==> flow/design.v <==
`timescale 1ns / 1ps
module cpu_hazard(input wire clk,
           input wire rst,
           input wire enable,
           input wire start,
           output wire d_we,
           output wire [7:0] i_addr,
           output wire [7:0] d_addr,
           input  wire [15:0] i_datain,
           input  wire [15:0] d_datain,
           output wire [15:0] d_dataout,
           output wire busy
    );
    reg [7:0] pc;
    assign i_addr = pc;
    function automatic wr_reg(input [4:0] op);
      wr_reg = (op == 5'b00010) || (op == 5'b01000) || (op == 5'b10001) || (op == 5'b01010) || (op == 5'b10010)
            || (op == 5'b10000) || (op == 5'b01001) || (op == 5'b01011) || (op == 5'b01101) || (op == 5'b01110)
            || (op == 5'b01111)  || (op == 5'b00100)  || (op == 5'b00101)  || (op == 5'b00110) || (op == 5'b00111);
    endfunction
    function automatic rd_r1(input [4:0] op);
      rd_r1 = (op == 5'b00011) || (op == 5'b00010) || (op == 5'b01000) || (op == 5'b10001) || (op == 5'b01010)
           || (op == 5'b10010) || (op == 5'b01100) || (op == 5'b01101) || (op == 5'b01110) || (op == 5'b01111)
           || (op == 5'b00100) || (op == 5'b00110) || (op == 5'b00101) || (op == 5'b00111);
    endfunction
    function automatic rd_r2(input [4:0] op);
      rd_r2 = (op == 5'b01000) || (op == 5'b10001) || (op == 5'b01010) || (op == 5'b10010) || (op == 5'b01100)
           || (op == 5'b01101) || (op == 5'b01110) || (op == 5'b01111);
    endfunction
    function automatic rd_r0(input [4:0] op);
      rd_r0 = (op == 5'b10000) || (op == 5'b01011) || (op == 5'b01001) || (op == 5'b11001) || (op == 5'b11010)
           || (op == 5'b11011) || (op == 5'b11100) || (op == 5'b11101) || (op == 5'b11110) || (op == 5'b11111)
           || (op == 5'b00011);
    endfunction
    function automatic set_flags(input [4:0] op);
      set_flags = (op == 5'b01100) || (op == 5'b01000) || (op == 5'b01001) || (op == 5'b10001) || (op == 5'b01010)
               || (op == 5'b01011) || (op == 5'b10010) || (op == 5'b10000);
    endfunction
    reg state;
    reg next_state;
    reg [15:0] wb_ir;
    reg [15:0] id_ir;
    reg [15:0] ex_ir;
    reg [15:0] mem_ir;
    reg [15:0] reg_A;
    reg [15:0] reg_B;
    reg [15:0] smdr;
    reg [15:0] smdr1;
    reg [15:0] reg_C;
    reg [15:0] reg_C1;
    reg [15:0] gr [0:7];
    reg [15:0] ALUo;
    reg alu_cf;
    reg cf, nf, zf;
    reg dw;
    assign busy = state;
    always @(posedge clk or negedge rst)
    begin
      if (!rst) state <= 1'b0;
      else state <= next_state;
    end
    always @(*)
    begin
      case (state)
        1'b0: if (enable == 1 && start == 1) next_state = 1'b1;
               else next_state = 1'b0;
        default: if (enable == 0 || wb_ir[15:11] == 5'b00001) next_state = 1'b0;
               else next_state = 1'b1;
      endcase
    end
    wire branch_taken = ((ex_ir[15:11] == 5'b11010) && (zf == 1)) || ((ex_ir[15:11] == 5'b11100) && (nf == 1))
                     || ((ex_ir[15:11] == 5'b11011) && (zf == 0)) || ((ex_ir[15:11] == 5'b11101) && (nf == 0))
                     || ((ex_ir[15:11] == 5'b11110) && (cf == 1)) || ((ex_ir[15:11] == 5'b11111) && (cf == 0))
                     || (ex_ir[15:11] == 5'b11001);
    wire [4:0] if_op = i_datain[15:11];
    wire load_use = (id_ir[15:11] == 5'b00010) &&
                    ((rd_r1(if_op) && id_ir[10:8] == i_datain[6:4]) ||
                     (rd_r2(if_op) && id_ir[10:8] == i_datain[2:0]) ||
                     (rd_r0(if_op) && id_ir[10:8] == i_datain[10:8]));
    always @(posedge clk or negedge rst)
    begin
      if (!rst)
      begin
        id_ir <= 16'b0;
        pc <= 8'b0;
      end
      else if (state == 1'b1)
      begin
        if (branch_taken)
        begin
          pc <= ALUo[7:0];
          id_ir <= 16'b0;
        end
        else if (id_ir[15:11] == 5'b11000)
        begin
          pc <= id_ir[7:0];
          id_ir <= 16'b0;
        end
        else if (load_use)
        begin
          pc <= pc;
          id_ir <= 16'b0;
        end
        else
        begin
          pc <= pc + 1;
          id_ir <= i_datain;
        end
      end
    end
    function automatic [15:0] fwd(input [2:0] r);
      if (wr_reg(ex_ir[15:11]) && ex_ir[15:11] != 5'b00010 && ex_ir[10:8] == r)
        fwd = ALUo;
      else if (wr_reg(mem_ir[15:11]) && mem_ir[10:8] == r)
        fwd = (mem_ir[15:11] == 5'b00010) ? d_datain : reg_C;
      else if (wr_reg(wb_ir[15:11]) && wb_ir[10:8] == r)
        fwd = reg_C1;
      else
        fwd = gr[r];
    endfunction
    wire [4:0] id_op = id_ir[15:11];
    always @(posedge clk or negedge rst)
    begin
      if (!rst)
      begin
        ex_ir <= 0;
        reg_A <= 0;
        reg_B <= 0;
        smdr <= 0;
      end
      else if (state == 1'b1)
      begin
        if (branch_taken)
        begin
          ex_ir <= 16'b0;
          reg_A <= 16'b0;
          reg_B <= 16'b0;
        end
        else
        begin
          ex_ir <= id_ir;
          if (rd_r0(id_op) && id_op != 5'b00011)
            reg_A <= fwd(id_ir[10:8]);
          else if (rd_r1(id_op))
            reg_A <= fwd(id_ir[6:4]);
          if (id_op == 5'b00010 || id_op == 5'b00011 || id_op == 5'b00100 || id_op == 5'b00110
              || id_op == 5'b00101 || id_op == 5'b00111)
            reg_B <= {12'b0, id_ir[3:0]};
          else if (id_op == 5'b10000)
            reg_B <= {id_ir[7:0], 8'b0};
          else if (rd_r0(id_op))
            reg_B <= {8'b0, id_ir[7:0]};
          else if (rd_r2(id_op))
            reg_B <= fwd(id_ir[2:0]);
        end
        if (id_op == 5'b00011)
          smdr <= fwd(id_ir[10:8]);
      end
    end
    always @(*)
    begin
      alu_cf = cf;
      ALUo = reg_A + reg_B;
      case (ex_ir[15:11])
        5'b01000, 5'b01001, 5'b10000: {alu_cf, ALUo} = {1'b0, reg_A} + {1'b0, reg_B};
        5'b10001:              {alu_cf, ALUo} = {1'b0, reg_A} + {1'b0, reg_B} + {16'b0, cf};
        5'b01010, 5'b01011, 5'b01100:  {alu_cf, ALUo} = {1'b0, reg_A} - {1'b0, reg_B};
        5'b10010:              {alu_cf, ALUo} = {1'b0, reg_A} - {1'b0, reg_B} - {16'b0, cf};
        5'b01101:               ALUo = reg_A & reg_B;
        5'b01110:                ALUo = reg_A | reg_B;
        5'b01111:               ALUo = reg_A ^ reg_B;
        5'b00100, 5'b00101:         ALUo = reg_A << reg_B[3:0];
        5'b00110:               ALUo = reg_A >> reg_B[3:0];
        5'b00111:               ALUo = $signed(reg_A) >>> reg_B[3:0];
        default:            ALUo = reg_A + reg_B;
      endcase
    end
    always @(posedge clk or negedge rst)
    begin
      if (!rst)
      begin
        mem_ir <= 0;
        reg_C <= 0;
        zf <= 0;
        nf <= 0;
        cf <= 0;
        dw <= 0;
        smdr1 <= 0;
      end
      else if (state == 1'b1)
      begin
        mem_ir <= ex_ir;
        reg_C <= ALUo;
        smdr1 <= smdr;
        if (set_flags(ex_ir[15:11]))
        begin
          zf <= (ALUo == 0);
          nf <= ALUo[15];
          cf <= alu_cf;
        end
        dw <= (ex_ir[15:11] == 5'b00011);
      end
    end
    assign d_addr = reg_C[7:0];
    assign d_dataout = smdr1;
    assign d_we = dw;
    always @(posedge clk or negedge rst)
    begin
      if (!rst)
      begin
        wb_ir <= 0;
        reg_C1 <= 0;
      end
      else if (state == 1'b1)
      begin
        wb_ir <= mem_ir;
        if (mem_ir[15:11] == 5'b00010)
          reg_C1 <= d_datain;
        else
          reg_C1 <= reg_C;
      end
    end
    integer k;
    always @(posedge clk or negedge rst)
    begin
      if (!rst)
      begin
        for (k = 0; k < 8; k = k + 1) gr[k] <= 16'b0;
      end
      else if (state == 1'b1)
      begin
        if (wr_reg(wb_ir[15:11]))
          gr[wb_ir[10:8]] <= reg_C1;
      end
    end
endmodule
# From RTL to reports: cpu_hazard
# Tool output for the design above, in the order of the flow.
# Line numbers count from 1 in the design file above.
# Operators carry their Yosys type and port widths (W data, S select, Z words).
# Library cell names are shortened.
# The mark n/a stands for no value.
# design
top	cpu_hazard
clock_port	clk
cell_library	sky130hd
lib_corner	tt_025C_1v80

# Word level
# Counts by Yosys on the flattened word-level netlist (proc, flatten, opt, wreduce). Print and check cells are left out.
# word_totals
register_bits	301
elab_cells	389
out_inout_bits	34
# classes
muxes	33
shift	3
add_sub_neg	6
n_logic	7
n_reduce_logical	169
equal	147
# op_table
operator	count
$pmux W16 S8	3
$mux W16	22
$eq A5 B4 Y1 const B	38
$eq A5 B5 Y1 const B	37
$pmux W16 S10	1
$logic_or A1 B1 Y1	122
$eq A5 B3 Y1 const B	20
$eq A3 B3 Y1 const B	16
$eq A5 B2 Y1 const B	8
$eq A3 B3 Y1	12
$reduce_and A3 Y1	9
$eq A3 B2 Y1 const B	8
$mux W8	3
$logic_and A1 B1 Y1	22
$add A16 B16 Y17	1
$sub A16 B16 Y17	1
$add A17 B1 Y17	1
$sub A17 B1 Y17	1
$add A16 B16 Y16	1
$and A16 B16 Y16	1
$or A16 B16 Y16	1
$xor A16 B16 Y16	1
$shl A16 B4 Y16	1
$shr A16 B4 Y16	1
$sshr A16 B4 Y16	1
$logic_not A16 Y1	1
$eq A3 B1 Y1 const B	4
$logic_not A3 Y1	4
# Not listed: further kinds 13, cells in them 24.

# Logic depth
# Depth = most cells in a row (Yosys ltp): at word level without a register or memory, in the mapped netlist without a sequential cell, where the memories' decode and read muxes count.
# logic_depth
ltp_word	24
ABC_AREA	0
ltp_mapped	16
mapped_depth_nobuf	15

# Synthesis result
# Source: synth_stat.txt of the flow (Yosys; design flattened, memories mapped). It holds for the ABC_AREA given above (unset counts as 0); a run with the other value may have another netlist.
# The area totals of this step are shown rounded.
# mapped
synth_area_um2	22200
ffs	277
stdcells	2500
n_buf	204
sequential_area_um2	6930
# by_type
cell	count
dfrtp_1	277
mux2_2	189
mux2i_1	127
o21ai_0	200
mux4_2	40
a21oi_1	177
nor2_1	223
nand2_1	186
ha_1	54
clkbuf_1	139
xnor2_1	39
inv_1	90
nand3_1	66
xor2_1	35
a22oi_1	39
o211ai_1	39
nor2b_1	39
o22ai_1	36
# Not listed: further types 93, cells in them 505.

# Path before layout
# Source: OpenSTA report_checks on the synthesized netlist (no wires, ideal clock, input and output delay 20% of the period each), path of least setup slack; recovery checks are left aside. Register names are those of the netlist, which keeps one name where synthesis merged equal registers.
# synth_path
path_kind	register -> register
start	reg reg_B[2]
end	reg reg_A[12]
delay_ns	4.104
t_arrival_ns	3.982
period_ns	6.0
path_slack_ns	1.896
setup_time_ns	0.122
driving_pins	16
n_path_buf	3
t_required_ns	5.878
synth_period_reached_ns	4.104
# "delay_ns" = arrival - input delay + setup time.
# "driving_pins" counts driving pins, that of a launching flip-flop among them; a cell with two outputs on the path counts twice.
# "synth_period_reached_ns" = period - worst setup slack (recovery checks aside). The figure is calculated, with input and output delays left at 20% of the set period.
# Between the ends stands the longest chain of elaborated cells between them, by number of cells; it is not shown to be the way that was timed. Of several equally long chains one is given.
# A line is the first line of the expression or statement that the cell stems from. Yosys adds cells for indexed reads and writes and turns some case tables into memories.
# A register here has more assigning lines than the two given.
# synth_via
cell_sequence	dfrtp_1 > inv_1 > clkbuf_1 > clkbuf_1 > ha_1 > buf_6 > a211oi_2 > nor2_1 > or4_1 > nor4b_2 > nand4_1 > nor2_1 > xor2_1 > a211oi_1 > nand2_1 > a32o_1
elab_chain_len	7
# synth_lines
item	line_no	source
start: declaration	46	reg [15:0] reg_B;
start: assignment	148	reg_B <= {12'b0, id_ir[3:0]};
start: assignment	150	reg_B <= {id_ir[7:0], 8'b0};
$sub A16 B16 Y17	168	5'b10010:              {alu_cf, ALUo} = {1'b0, reg_A} - {1'b0, reg_B} - {16'b0, cf};
$sub A17 B1 Y17	168
$pmux W16 S10	164	case (ex_ir[15:11])
$mux W16	112	if (wr_reg(ex_ir[15:11]) && ex_ir[15:11] != 5'b00010 && ex_ir[10:8] == r)
$mux W16	144	else if (rd_r1(id_op))
$mux W16	142	if (rd_r0(id_op) && id_op != 5'b00011)
$mux W16	133	if (branch_taken)
end: assignment	143	reg_A <= fwd(id_ir[10:8]);
end: assignment	145	reg_A <= fwd(id_ir[6:4]);
end: declaration	45	reg [15:0] reg_A;

# Timing after layout
# From the final timing report of run 1: the path of least setup slack in the routed layout; clock arrival at registers is part of the times.
# layout_path
path_kind	register -> register
start	reg reg_B[1]
end	reg zf
driving_pins	13
setup_time_ns	0.06
n_path_buf	0
period_ns	4.66
t_arrival_ns	4.88
t_required_ns	5.17
path_slack_ns	0.29
# Between the ends stands the longest chain of elaborated cells between them, by number of cells; it is not shown to be the way that was timed. Of several equally long chains one is given.
# A register here has more assigning lines than the two given.
# layout_via
cell_sequence	dfrtp_1 > inv_1 > ha_1 > nor2_1 > o31ai_1 > mux2i_1 > nand2_1 > nor4_2 > a21oi_1 > o21ai_0 > a31oi_1 > or4b_1 > o21ai_1
elab_chain_len	4
# layout_lines
item	line_no	source
start: declaration	46	reg [15:0] reg_B;
start: assignment	148	reg_B <= {12'b0, id_ir[3:0]};
start: assignment	150	reg_B <= {id_ir[7:0], 8'b0};
$sub A16 B16 Y17	168	5'b10010:              {alu_cf, ALUo} = {1'b0, reg_A} - {1'b0, reg_B} - {16'b0, cf};
$sub A17 B1 Y17	168
$pmux W16 S10	164	case (ex_ir[15:11])
$logic_not A16 Y1	197	zf <= (ALUo == 0);
end: assignment	184	zf <= 0;
end: assignment	197
end: declaration	54	reg cf, nf, zf;

# Below are 3 stored runs of the flow (Yosys, OpenROAD; platform sky130hd) on cpu_hazard, each with its settings and what was measured, unordered. Constraints: input delay and output delay 20% of the set period each, output load 0.01 pF.
# "clock_period_reached_ns" means the clock period less the worst setup slack. The figure is calculated, with input and output delays left at 20% of the set period.
# "worst_setup_path_time_ns": the worst setup path's part of the clock period (all of it between registers, 20% less for each end at a port) less its slack. A launch clock that arrives late makes it longer, a capture clock that arrives late makes it shorter.
# "fin_power_uw": no workload was simulated; the value follows from the tool's default switching activity.
# Values from the reports are rounded here.
# Among the settings, n/a means not set for that run.
run name	CAP_MARGIN	CELL_PAD_IN_SITES_DETAIL_PLACEMENT	CORE_ASPECT_RATIO	CORE_UTILIZATION	CTS_CLUSTER_DIAMETER	CTS_CLUSTER_SIZE	HOLD_SLACK_MARGIN	MIN_ROUTING_LAYER	PLACE_DENSITY	SLEW_MARGIN	TNS_END_PERCENT	period_ns	CORE_MARGIN	ABC_AREA	GPL_ROUTABILITY_DRIVEN	MAX_ROUTING_LAYER	SETUP_SLACK_MARGIN	PLACE_DENSITY_LB_ADDON	synthesis_area_um2	final_die_area_um2	final_cell_area_um2	fin_util_frac	timing.setup.ws_ns	tns_setup_ns	fin_power_uw	clock_period_reached_ns	worst_setup_path_time_ns	worst_setup_path_type
run 1	0	2	0.88	18	285	39	-0.09	met1	0.42	10	100	4.66	2	n/a	n/a	n/a	n/a	n/a	22200	126000	25600	0.21	0.289	0.000	21900	4.371	4.37	register -> register
run 2	5	n/a	n/a	40	198	39	0.13	n/a	n/a	20	80	6.0	8	1	0	met4	1.44	n/a	21400	61100	22700	0.431	1.96	0.000	12500	4.042	4.04	register -> register
run 3	35	n/a	0.73	40	198	39	n/a	n/a	n/a	40	80	6.0	8	1	1	met4	1.44	0.05	21400	61200	23100	0.436	1.49	0.000	13600	4.513	4.51	register -> register
